==> flow/design.v <==
`timescale 100fs/100fs
module serial
    (  
      input  clk  
    , input  reset  
    , input  enable  
    , input  can_send
    , input [7:0] data_in
    , input  in_stb
    , output wire [7:0] data_out
    , output wire  out_stb
    );
  wire [8:0] c_ds_app_arg;
  wire  c_ds_app_arg_0;
  reg [5:0] maybeToBoola_c_ds_app_arg;
  wire [7:0] c_ds_app_arg_1;
  wire [6:0] result_0;
  wire [7:0] a;
  wire [12:0] result_1;
  reg [6:0] result_2;
  wire [6:0] c_case_alt;
  reg [6:0] c_case_alt_0;
  wire [1:0] dir;
  wire [6:0] c_case_alt_1;
  wire [6:0] c_case_alt_2;
  wire [6:0] c_case_alt_3;
  wire [3:0] a1;
  reg [4:0] inp_n;
  wire signed [63:0] c_inp_n_app_arg;
  reg [5:0] c_app_arg;
  wire [5:0] c_case_alt_4;
  reg [5:0] c_case_alt_5;
  reg [5:0] c_case_alt_6;
  wire [0:0] ctr;
  wire [1:0] ctr_0;
  wire [2:0] ctr_1;
  reg [5:0] result_3;
  reg [5:0] c_case_alt_7;
  reg [5:0] c_case_alt_8;
  reg [5:0] c_case_alt_9;
  wire [20:0] c_case_scrut;
  wire signed [63:0] wild;
  wire signed [63:0] c_wild_app_arg;
  wire  c_ds_app_arg_2;
  reg [31:0] maybeToBoola_c_ds_app_arg_0;
  wire [5:0] c_ds_app_arg_3;
  wire [32:0] result_4;
  wire [5:0] a_0;
  wire signed [63:0] c_r_app_arg;
  wire [15:0] result_5;
  wire signed [63:0] c_ds1_app_arg;
  wire [16:0] r;
  wire [15:0] result_6;
  wire signed [63:0] c_r_app_arg_0;
  wire [15:0] result_7;
  reg [32:0] c_app_arg_0;
  wire [64:0] result_8;
  wire [15:0] x;
  wire [15:0] y;
  wire [3:0] n;
  wire [3:0] n_0;
  wire [3:0] n_1;
  reg [31:0] ds1;
  wire [16:0] r_0;
  wire [16:0] r_1;
  reg [36:0] maybeToBoola_c_ds_app_arg_1;
  wire [8:0] result_9;
  wire [45:0] c_case_alt_10;
  wire [8:0] c_app_arg_1;
  wire [8:0] c_case_alt_11;
  wire [7:0] result_10;
  wire signed [63:0] c_app_arg_2;
  wire signed [63:0] c_app_arg_3;
  wire [31:0] a_1;
  wire [3:0] c_app_arg_4;
  wire [4:0] z;
  wire [3:0] result_11;
  wire [3:0] digitIdx;
  wire [32:0] c_app_arg_5;
  wire [31:0] n_2;
  wire [32:0] number;
  reg [265:0] maybeToBoola_c_ds_app_arg_2;
  wire [8:0] result_12;
  wire signed [63:0] c_wild3_app_arg;
  wire [255:0] result_13;
  wire [255:0] c_app_arg_6;
  wire [4:0] c_app_arg_7;
  wire [4:0] c_app_arg_8;
  wire signed [63:0] c_wild3_app_arg_0;
  wire [7:0] result_14;
  wire [8:0] c_app_arg_9;
  wire [274:0] result_15;
  wire  canSend;
  wire [7:0] a_2;
  wire signed [63:0] wild3;
  wire signed [63:0] wild3_0;
  wire  doSend;
  wire [4:0] readPointer1;
  wire [4:0] writePointer1;
  wire [255:0] memory1;
  wire [7:0] a1_0;
  wire [9:0] eta;
  wire [7:0] c_bv;
  wire signed [63:0] result_selection_res;
  wire [0:0] c_case_alt_selection_9;
  wire [16:0] c_bv_0;
  wire [16:0] c_bv_1;
  wire [16:0] c_bv_2;
  wire [31:0] c_i_29;
  wire [31:0] c_i_31;
  wire [8:0] result;
  assign eta = {can_send,   data_in,   in_stb};
  assign c_ds_app_arg = eta[0:0] ? {1'b1,eta[8:1]} : {1'b0,8'bxxxxxxxx};
  assign c_ds_app_arg_0 = c_ds_app_arg[8:8] ? 1'b1 : 1'b0;
  always @(posedge clk or  posedge  reset) begin : maybeToBoola_c_ds_app_arg_register
    if ( reset) begin
      maybeToBoola_c_ds_app_arg <= {3'b000,1'd1,2'bxx};
    end else if (c_ds_app_arg_0) begin
      maybeToBoola_c_ds_app_arg <= result_1[12:7];
    end
  end
  assign c_ds_app_arg_1 = c_ds_app_arg[8:8] ? a : 8'b00000111;
  assign result_0 = result_1[6:0];
  assign a = c_ds_app_arg[7:0];
  assign result_1 = {c_app_arg,   result_2};
  always @(*) begin
    case(maybeToBoola_c_ds_app_arg[5:3])
      3'b100 : result_2 = c_case_alt_0;
      3'b101 : result_2 = c_case_alt;
      default : result_2 = {1'b0,6'bxxxxxx};
    endcase
  end
  assign c_case_alt = inp_n[4:4] ? {1'b1,{2'b11,4'bxxxx}} : {1'b0,6'bxxxxxx};
  always @(*) begin
    case(dir)
      2'b00 : c_case_alt_0 = c_case_alt_3;
      2'b01 : c_case_alt_0 = c_case_alt_2;
      default : c_case_alt_0 = c_case_alt_1;
    endcase
  end
  assign dir = maybeToBoola_c_ds_app_arg[2:1];
  assign c_case_alt_1 = inp_n[4:4] ? {1'b1,{2'b10,a1}} : {1'b0,6'bxxxxxx};
  assign c_case_alt_2 = inp_n[4:4] ? {1'b1,{2'b01,a1}} : {1'b0,6'bxxxxxx};
  assign c_case_alt_3 = inp_n[4:4] ? {1'b1,{2'b00,a1}} : {1'b0,6'bxxxxxx};
  assign a1 = inp_n[3:0];
  always @(*) begin
    case(c_ds_app_arg_1)
      8'b00000111 : inp_n = {1'b0,4'bxxxx};
      default : inp_n = {1'b1,$unsigned(c_inp_n_app_arg[0+:4])};
    endcase
  end
  assign c_bv = (c_ds_app_arg_1 & 8'b00001111);
  assign c_inp_n_app_arg = $unsigned({{(64-8) {1'b0}},c_bv});
  always @(*) begin
    case(maybeToBoola_c_ds_app_arg[5:3])
      3'b000 : c_app_arg = result_3;
      3'b001 : c_app_arg = c_case_alt_6;
      3'b010 : c_app_arg = c_case_alt_5;
      3'b011 : c_app_arg = c_case_alt_4;
      3'b100 : c_app_arg = {3'b000,1'd0,2'bxx};
      3'b101 : c_app_arg = {3'b110,3'bxxx};
      default : c_app_arg = {3'b110,3'bxxx};
    endcase
  end
  assign c_case_alt_4 = ctr ? {3'b011,ctr - 1'd1,2'bxx} : {3'b100,2'd1,1'bx};
  always @(*) begin
    case(ctr_0)
      2'd0 : c_case_alt_5 = {3'b100,2'd2,1'bx};
      default : c_case_alt_5 = {3'b010,ctr_0 - 2'd1,1'bx};
    endcase
  end
  always @(*) begin
    case(ctr_1)
      3'd0 : c_case_alt_6 = {3'b100,2'd0,1'bx};
      default : c_case_alt_6 = {3'b001,ctr_1 - 3'd1};
    endcase
  end
  assign ctr = maybeToBoola_c_ds_app_arg[2:2];
  assign ctr_0 = maybeToBoola_c_ds_app_arg[2:1];
  assign ctr_1 = maybeToBoola_c_ds_app_arg[2:0];
  assign result_selection_res = (($unsigned(wild)) <= 64'd1114111) ? 64'sd1 : 64'sd0;
  always @(*) begin
    case(result_selection_res)
      64'sd1 : result_3 = c_case_alt_7;
      default : result_3 = {6 {1'bx}};
    endcase
  end
  assign c_case_alt_selection_9 = maybeToBoola_c_ds_app_arg[2:2];
  always @(*) begin
    case(c_case_alt_selection_9)
      1'd0 : c_case_alt_7 = c_case_alt_9;
      1'd1 : c_case_alt_7 = c_case_alt_8;
      default : c_case_alt_7 = {6 {1'bx}};
    endcase
  end
  always @(*) begin
    case(c_case_scrut)
      21'd10 : c_case_alt_8 = {3'b101,3'bxxx};
      21'd100 : c_case_alt_8 = {3'b010,2'd3,1'bx};
      21'd102 : c_case_alt_8 = {3'b001,3'd6};
      21'd117 : c_case_alt_8 = {3'b011,1'd1,2'bxx};
      default : c_case_alt_8 = {6 {1'bx}};
    endcase
  end
  always @(*) begin
    case(c_case_scrut)
      21'd10 : c_case_alt_9 = {3'b000,1'd1,2'bxx};
      default : c_case_alt_9 = {6 {1'bx}};
    endcase
  end
  assign c_case_scrut = $unsigned(wild[0+:21]);
  assign wild = $signed(c_wild_app_arg);
  assign c_wild_app_arg = $unsigned({{(64-8) {1'b0}},c_ds_app_arg_1});
  assign c_ds_app_arg_2 = result_0[6:6] ? 1'b1 : 1'b0;
  always @(posedge clk or  posedge  reset) begin : maybeToBoola_c_ds_app_arg_0_register
    if ( reset) begin
      maybeToBoola_c_ds_app_arg_0 <= {16'd0,   16'd0};
    end else if (c_ds_app_arg_2) begin
      maybeToBoola_c_ds_app_arg_0 <= result_8[64:33];
    end
  end
  assign c_ds_app_arg_3 = result_0[6:6] ? a_0 : {2'b00,4'd0};
  assign result_4 = result_8[32:0];
  assign a_0 = result_0[5:0];
  assign c_r_app_arg = $unsigned({{(64-4) {1'b0}},n});
  assign c_bv_0 = (r_0);
  assign result_5 = (( c_bv_0[17-1] ) == 1'b0) ? (r_0[0+:16]) : 16'd65535;
  assign c_ds1_app_arg = $unsigned({{(64-4) {1'b0}},n_1});
  assign r =  y - ($unsigned(c_ds1_app_arg[0+:16]));
  assign c_bv_1 = (r);
  assign result_6 = (( c_bv_1[17-1] ) == 1'b0) ? (r[0+:16]) : (16'd0);
  assign c_r_app_arg_0 = $unsigned({{(64-4) {1'b0}},n_0});
  assign c_bv_2 = (r_1);
  assign result_7 = (( c_bv_2[17-1] ) == 1'b0) ? (r_1[0+:16]) : 16'd65535;
  always @(*) begin
    case(c_ds_app_arg_3[5:4])
      2'b11 : c_app_arg_0 = {1'b1,({{(32-16) {1'b0}},x}) * ({{(32-16) {1'b0}},y})};
      default : c_app_arg_0 = {1'b0,32'bxxxxxxxxxxxxxxxxxxxxxxxxxxxxxxxx};
    endcase
  end
  assign result_8 = {{ds1[31:16],   ds1[15:0]},
                     c_app_arg_0};
  assign x = maybeToBoola_c_ds_app_arg_0[31:16];
  assign y = maybeToBoola_c_ds_app_arg_0[15:0];
  assign n = c_ds_app_arg_3[3:0];
  assign n_0 = c_ds_app_arg_3[3:0];
  assign n_1 = c_ds_app_arg_3[3:0];
  always @(*) begin
    case(c_ds_app_arg_3[5:4])
      2'b00 : ds1 = {result_5,   y};
      2'b01 : ds1 = {x,   result_6};
      2'b10 : ds1 = {x,   result_7};
      default : ds1 = maybeToBoola_c_ds_app_arg_0;
    endcase
  end
  assign r_0 = x + ($unsigned(c_r_app_arg[0+:16]));
  assign r_1 = y + ($unsigned(c_r_app_arg_0[0+:16]));
  always @(posedge clk or  posedge  reset) begin : maybeToBoola_c_ds_app_arg_1_register
    if ( reset) begin
      maybeToBoola_c_ds_app_arg_1 <= {{1'b0,32'bxxxxxxxxxxxxxxxxxxxxxxxxxxxxxxxx},   4'd0};
    end else if (enable) begin
      maybeToBoola_c_ds_app_arg_1 <= c_case_alt_10[45:9];
    end
  end
  assign result_9 = c_case_alt_10[8:0];
  assign c_case_alt_10 = {{c_app_arg_5,
                           c_app_arg_4},   c_app_arg_1};
  assign c_app_arg_1 = (digitIdx < 4'd8) ? c_case_alt_11 : {1'b0,8'bxxxxxxxx};
  assign c_case_alt_11 = number[32:32] ? {1'b1,result_10} : {1'b0,8'bxxxxxxxx};
  assign result_10 = (a_1 <= 32'd9) ? ($unsigned(c_app_arg_2[0+:8])) : ($unsigned(c_app_arg_3[0+:8]));
  assign c_i_29 = (32'd48 | a_1);
  assign c_app_arg_2 = $unsigned({{(64-32) {1'b0}},c_i_29});
  assign c_i_31 = (a_1 + 32'd87);
  assign c_app_arg_3 = $unsigned({{(64-32) {1'b0}},c_i_31});
  assign a_1 = n_2 >> (64'sd28);
  assign c_app_arg_4 = number[32:32] ? result_11 : 4'd0;
  assign z = digitIdx + 4'd1;
  assign result_11 = (z > 5'd8) ? 4'd8 : (z[0+:4]);
  assign digitIdx = maybeToBoola_c_ds_app_arg_1[3:0];
  assign c_app_arg_5 = number[32:32] ? {1'b1,n_2 << (64'sd4)} : result_4;
  assign n_2 = number[31:0];
  assign number = maybeToBoola_c_ds_app_arg_1[36:4];
  always @(posedge clk or  posedge  reset) begin : maybeToBoola_c_ds_app_arg_2_register
    if ( reset) begin
      maybeToBoola_c_ds_app_arg_2 <= {{8'b00000001,   8'b00000001,   8'b00000001,   8'b00000001,   8'b00000001,
    8'b00000001,   8'b00000001,   8'b00000001,   8'b00000001,   8'b00000001,
    8'b00000001,   8'b00000001,   8'b00000001,   8'b00000001,   8'b00000001,
    8'b00000001,   8'b00000001,   8'b00000001,   8'b00000001,   8'b00000001,
    8'b00000001,   8'b00000001,   8'b00000001,   8'b00000001,   8'b00000001,
    8'b00000001,   8'b00000001,   8'b00000001,   8'b00000001,   8'b00000001,
    8'b00000001,   8'b00000001},   5'd0,   5'd0};
    end else if (enable) begin
      maybeToBoola_c_ds_app_arg_2 <= result_15[274:9];
    end
  end
  assign result_12 = result_15[8:0];
  assign c_wild3_app_arg = $unsigned({{(64-5) {1'b0}},writePointer1});
  genvar i;
  generate
  for (i=0;i<32;i=i+1) begin : vector_replace
    assign result_13[(31-i)*8+:8] = (wild3) == i ? a_2 : memory1[(31-i)*8+:8];
  end
  endgenerate
  assign c_app_arg_6 = result_9[8:8] ? result_13 : memory1;
  assign c_app_arg_7 = result_9[8:8] ? (writePointer1 + 5'd1) : writePointer1;
  assign c_app_arg_8 = doSend ? (readPointer1 + 5'd1) : readPointer1;
  assign c_wild3_app_arg_0 = $unsigned({{(64-5) {1'b0}},readPointer1});
  wire [7:0] vecArray [0:32-1];
  genvar i_0;
  generate
  for (i_0=0; i_0 < 32; i_0=i_0+1) begin : mk_array
    assign vecArray[(32-1)-i_0] = memory1[i_0*8+:8];
  end
  endgenerate
  assign result_14 = vecArray[(wild3_0)];
  assign c_app_arg_9 = doSend ? {1'b1,result_14} : {1'b0,8'bxxxxxxxx};
  assign result_15 = {{c_app_arg_6,
                       c_app_arg_7,   c_app_arg_8},   c_app_arg_9};
  assign canSend = eta[9:9];
  assign a_2 = result_9[7:0];
  assign wild3 = $signed(c_wild3_app_arg);
  assign wild3_0 = $signed(c_wild3_app_arg_0);
  assign doSend = canSend ? (writePointer1 > readPointer1) : 1'b0;
  assign readPointer1 = maybeToBoola_c_ds_app_arg_2[4:0];
  assign writePointer1 = maybeToBoola_c_ds_app_arg_2[9:5];
  assign memory1 = maybeToBoola_c_ds_app_arg_2[265:10];
  assign result = result_12[8:8] ? {a1_0,
                                    1'b1} : {{8 {1'bx}},   1'b0};
  assign a1_0 = result_12[7:0];
  assign data_out = result[8:1];
  assign out_stb = result[0:0];
endmodule
---- Reports on serial ----
What the tools print for serial, step after step.
Lines are those of the file above, counted from 1.
Operators carry their Yosys type and port widths (W data, S select, Z words).
Library cell names are shortened.
Not given: n/a
inputs
  top module .............................. serial
  clock input ............................. clk
  standard-cell library ................... sky130hd
  library corner .......................... tt_025C_1v80

---- Elaborated design ----
Source: Yosys, flattened and elaborated. Widths are those after wreduce. Registers that Yosys merges into a memory's read port (data or address) are not register bits. Print and check cells do not count. Equal cells are merged and count once.
cells by class
  $add $sub $neg .......................... 10
  multiply operators ...................... 1
  divide/modulo/power cells ............... 0
  order comparisons ....................... 5
  equal/unequal tests ..................... 77
  shifts and indexed selects .............. 0
  muxes and demuxes ....................... 71
  bitwise operators ....................... 4
  reduce/logical cells .................... 43
operator list
  operator               number
  $mul A16 B16 Y32       1
  $mux W8                34
  $pmux W8 S32           1
  $mux W256              1
  $eq A5 B5 Y1 const B   32
  $reduce_and A3 Y1      33
  $pmux W32 S3           1
  $eq A5 B4 Y1 const B   16
  $mux W33               2
  $logic_not A64 Y1      1
  $mux W16               3
  $mux W9                5
  $eq A5 B3 Y1 const B   8
  $mux W6                6
  $add A16 B4 Y17        2
  $pmux W6 S5            1
  $pmux W7 S2            2
  $mux W7                4
  $eq A8 B7 Y1 const B   3
  $pmux W6 S4            1
  $le A8 B21 Y1 const B  1
  $eq A5 B2 Y1 const B   4
  $sub A16 B4 Y17        1
  $mux W5                3
  $pmux W6 S2            1
  $add A5 B1 Y5 const B  2
  $eq A5 B1 Y1 const B   2
  $add A4 B7 Y8 const B  1
Not listed: further kinds 25, cells in them 39.
storage and ports
  register bits after elaboration ......... 341
  latch bits .............................. 0
  memory bits (writable) .................. 0
  memory bits (read-only) ................. 0
  word width x clocked read ports ......... 0
  memories kept ........................... 0
  input port bits ......................... 13
  output and inout bits ................... 9
  elaborated cells ........................ 249

---- Depth ----
Longest topological path by Yosys (ltp), each cell counted once; first at word level (registers and memories cut), then after technology mapping (sequential cells cut; the memories' decode and read muxes count).
logic depth
  word-level depth ........................ 11
  ABC_AREA ................................ 0
  depth in mapped cells ................... 25
  mapped depth without buffers ............ 22

---- Netlist ----
Yosys stat after the flow's synthesis: flattened, memories mapped to cells. It holds for the ABC_AREA given above (unset counts as 0); a run with the other value may have another netlist.
cells by type
  cell      number  area in all (µm²)
  dfrtp_1   276     6.91E+03
  fa_1      197     3.94E+03
  ha_1      147     1.84E+03
  nand2_1   469     1.76E+03
  o21ai_0   292     1.46E+03
  inv_1     269     1.01E+03
  dfstp_2   33      867.082
  and2_1    125     782
  clkbuf_1  164     615.59
  mux2_2    43      484.214
  a21oi_1   88      440.422
  nor2_1    99      371.606
  a22o_1    29      253.994
  nand3_1   49      245.235
  a22oi_1   32      240.23
  xnor2_1   25      218.96
  mux2i_1   17      170.163
  nand4_1   26      162.656
Not listed: further types 58, cells in them 312.
mapped netlist
  mapped cells ............................ 2692
  mapped area ............................. 24154.4 µm²
  area of sequential cells ................ 7773.7 µm²
  flip-flops .............................. 309
  buffer cells ............................ 187

---- Path before layout ----
Path of least setup slack by OpenSTA after synthesis, without wires, with an ideal clock, recovery checks aside; 20% of the period is set as input and as output delay. Where synthesis merged equal registers, the netlist keeps one of their names.
timing after synthesis
  kind .................................... reg-to-reg
  start point ............................. register maybeToBoola_c_ds_app_arg_0[7]
  end point ............................... register maybeToBoola_c_ds_app_arg_1[26]
  clock period ............................ 10.0 ns
  library setup time ...................... 0.066 ns
  time at the first pin ................... 0.000 ns
  arrival ................................. 6.118 ns
  required time ........................... 9.934 ns
  setup slack ............................. 3.816 ns
  delay of the path ....................... 6.184 ns
  driving pins on the path ................ 23
  path buffers ............................ 3
  synthesis period reached ................ 6.184 ns
"delay of the path" = arrival - input delay + setup time.
"driving pins on the path" counts driving pins, that of a launching flip-flop among them; a cell with two outputs on the path counts twice.
"synthesis period reached" is the clock period less the worst setup slack; recovery checks do not enter. This is arithmetic on one report: input and output delays are still those of the set period (20% each).
The rows between start and end are the longest chain of elaborated cells between them; the timing report does not say that the signal goes this way. Where chains are equally long, one stands for them.
Each line given opens the expression or statement behind the cell; cells for indexed reads and writes are added by Yosys, which also makes memories of some case tables.
between the ends, after synthesis
  cells stage by stage .................... dfrtp_1 -> clkbuf_1 -> clkbuf_1 -> nand2_1 -> fa_1 -> inv_1 -> fa_1 -> inv_1 -> fa_1 -> inv_1 -> fa_1 -> fa_1 -> inv_1 -> fa_1 -> inv_1 -> ha_1 -> clkbuf_1 -> nand2_1 -> or3_1 -> o221ai_1 -> a211oi_1 -> a2111oi_0 -> a221o_1
  cells in the longest elaborated chain ... 3
  elaborated cells between the ends (all ways) .. 3
  source lines of those cells ............. 3
  those cells by class .................... 1 x mul; 2 x mux
RTL lines, path after synthesis
  item                RTL line  RTL
  start: declaration  45        reg [31:0] maybeToBoola_c_ds_app_arg_0;
  start: assignment   217       maybeToBoola_c_ds_app_arg_0 <= {16'd0,   16'd0};
  start: assignment   219       maybeToBoola_c_ds_app_arg_0 <= result_8[64:33];
  $mul A16 B16 Y32    237       2'b11 : c_app_arg_0 = {1'b1,({{(32-16) {1'b0}},x}) * ({{(32-16) {1'b0}},y})};
  $mux W33            236       case(c_ds_app_arg_3[5:4])
  $mux W33            280       assign c_app_arg_5 = number[32:32] ? {1'b1,n_2 << (64'sd4)} : result_4;
  end: assignment     260       maybeToBoola_c_ds_app_arg_1 <= {{1'b0,32'bxxxxxxxxxxxxxxxxxxxxxxxxxxxxxxxx},   4'd0};
  end: assignment     262       maybeToBoola_c_ds_app_arg_1 <= c_case_alt_10[45:9];
  end: declaration    66        reg [36:0] maybeToBoola_c_ds_app_arg_1;

---- Worst path after layout ----
From the final timing report of entry A: the path of least setup slack in the routed layout; clock arrival at registers is part of the times.
timing after layout
  kind .................................... reg-to-output
  start point ............................. register maybeToBoola_c_ds_app_arg_2[2]
  end point ............................... output port data_out[4]
  clock period ............................ 10.0 ns
  external output delay ................... 2.00 ns
  time at the first pin ................... 0.65 ns
  arrival ................................. 5.14 ns
  required time ........................... 8.00 ns
  setup slack ............................. 2.86 ns
  driving pins on the path ................ 12
  path buffers ............................ 3
The rows between start and end are the longest chain of elaborated cells between them; the timing report does not say that the signal goes this way. Where chains are equally long, one stands for them.
between the ends, after layout
  cells stage by stage .................... dfrtp_1 -> buf_4 -> inv_1 -> nor2_1 -> nand2_1 -> nor2_1 -> a221oi_2 -> buf_4 -> o2111ai_1 -> nor3_1 -> a21oi_1 -> clkdlybuf4s50_1
  cells in the longest elaborated chain ... 4
  elaborated cells between the ends (all ways) .. 37
  source lines of those cells ............. 4
  those cells by class .................... 1 x compare; 31 x eq/ne; 4 x mux; 1 x reduce/logical
RTL lines, path after layout
  item                RTL line  RTL
  start: declaration  82        reg [265:0] maybeToBoola_c_ds_app_arg_2;
  start: assignment   285       maybeToBoola_c_ds_app_arg_2 <= {{8'b00000001,   8'b00000001,   8'b00000001,   8'b00000001,   8'b00000001,
  start: assignment   293       maybeToBoola_c_ds_app_arg_2 <= result_15[274:9];
  $gt A5 B5 Y1        323       assign doSend = canSend ? (writePointer1 > readPointer1) : 1'b0;
  $mux W1             323
  $mux W9             316       assign c_app_arg_9 = doSend ? {1'b1,result_14} : {1'b0,8'bxxxxxxxx};
  $mux W9             327       assign result = result_12[8:8] ? {a1_0,
  end: declaration    10        , output wire [7:0] data_out

2 stored runs of serial in the flow (synthesis by Yosys, layout by OpenROAD, sky130hd cells), in arbitrary order. Constraints: input delay and output delay 20% of the set period each, output load 0.01 pF.
"finish__power__total": no workload was simulated; the value follows from the tool's default switching activity.

Flow files of entry A
==> flow/run.sh <==
#!/bin/bash
# the make line also repeats the synthesis and layout settings of config.mk as NAME=value (left out here)
make -C /OpenROAD-flow-scripts/flow DESIGN_CONFIG=/design/flow/config.mk WORK_HOME=/design/flow/orfs CLKGATE_MAP_FILE= finish
==> flow/config.mk <==
export PLATFORM = sky130hd
export DESIGN_NAME = serial
export DESIGN_NICKNAME = serial
export VERILOG_FILES = /design/flow/design.v
export SDC_FILE = /design/flow/constraint.sdc
export NUM_CORES = 4
export LEC_CHECK = 0
export CAP_MARGIN = 20
export CORE_MARGIN = 2
export CORE_UTILIZATION = 40
export CTS_CLUSTER_SIZE = 62
export GPL_ROUTABILITY_DRIVEN = 1
export MAX_ROUTING_LAYER = met4
export MIN_ROUTING_LAYER = met2
export PLACE_DENSITY = 0.76
export SETUP_SLACK_MARGIN = 2.19
export SLEW_MARGIN = 20
export TNS_END_PERCENT = 40
==> flow/constraint.sdc <==
create_clock -name core_clock -period 10.0 [get_ports {clk}]
set_input_delay 2.0000 -clock core_clock [delete_from_list [all_inputs] [get_ports {clk}]]
set_output_delay 2.0000 -clock core_clock [all_outputs]
set_load 0.01 [all_outputs]

report of entry A
yosys chip area after synthesis (um^2): 24154.4
finish__design__die__area: 62367.6
finish__design__instance__area__stdcell: 25828.5
finish__timing__setup__ws: 2.860
finish__timing__setup__tns: 0.000
finish__timing__hold__ws: 0.479
finish__power__total: 3.927e-03

Flow files of entry B
==> flow/run.sh <==
#!/bin/bash
# the make line also repeats the synthesis and layout settings of config.mk as NAME=value (left out here)
make -C /OpenROAD-flow-scripts/flow DESIGN_CONFIG=/design/flow/config.mk WORK_HOME=/design/flow/orfs CLKGATE_MAP_FILE= finish
==> flow/config.mk <==
export PLATFORM = sky130hd
export DESIGN_NAME = serial
export DESIGN_NICKNAME = serial
export VERILOG_FILES = /design/flow/design.v
export SDC_FILE = /design/flow/constraint.sdc
export NUM_CORES = 4
export LEC_CHECK = 0
export CAP_MARGIN = 20
export CELL_PAD_IN_SITES_GLOBAL_PLACEMENT = 3
export CORE_ASPECT_RATIO = 1.41
export CORE_MARGIN = 2
export CORE_UTILIZATION = 56
export CTS_CLUSTER_SIZE = 82
export GPL_ROUTABILITY_DRIVEN = 1
export GPL_TIMING_DRIVEN = 0
export MAX_ROUTING_LAYER = met4
export PLACE_DENSITY = 0.43
export SLEW_MARGIN = 30
export TNS_END_PERCENT = 55
==> flow/constraint.sdc <==
create_clock -name core_clock -period 4.57 [get_ports {clk}]
set_input_delay 0.9140 -clock core_clock [delete_from_list [all_inputs] [get_ports {clk}]]
set_output_delay 0.9140 -clock core_clock [all_outputs]
set_load 0.01 [all_outputs]

report of entry B: did not finish, place, GPL-0301
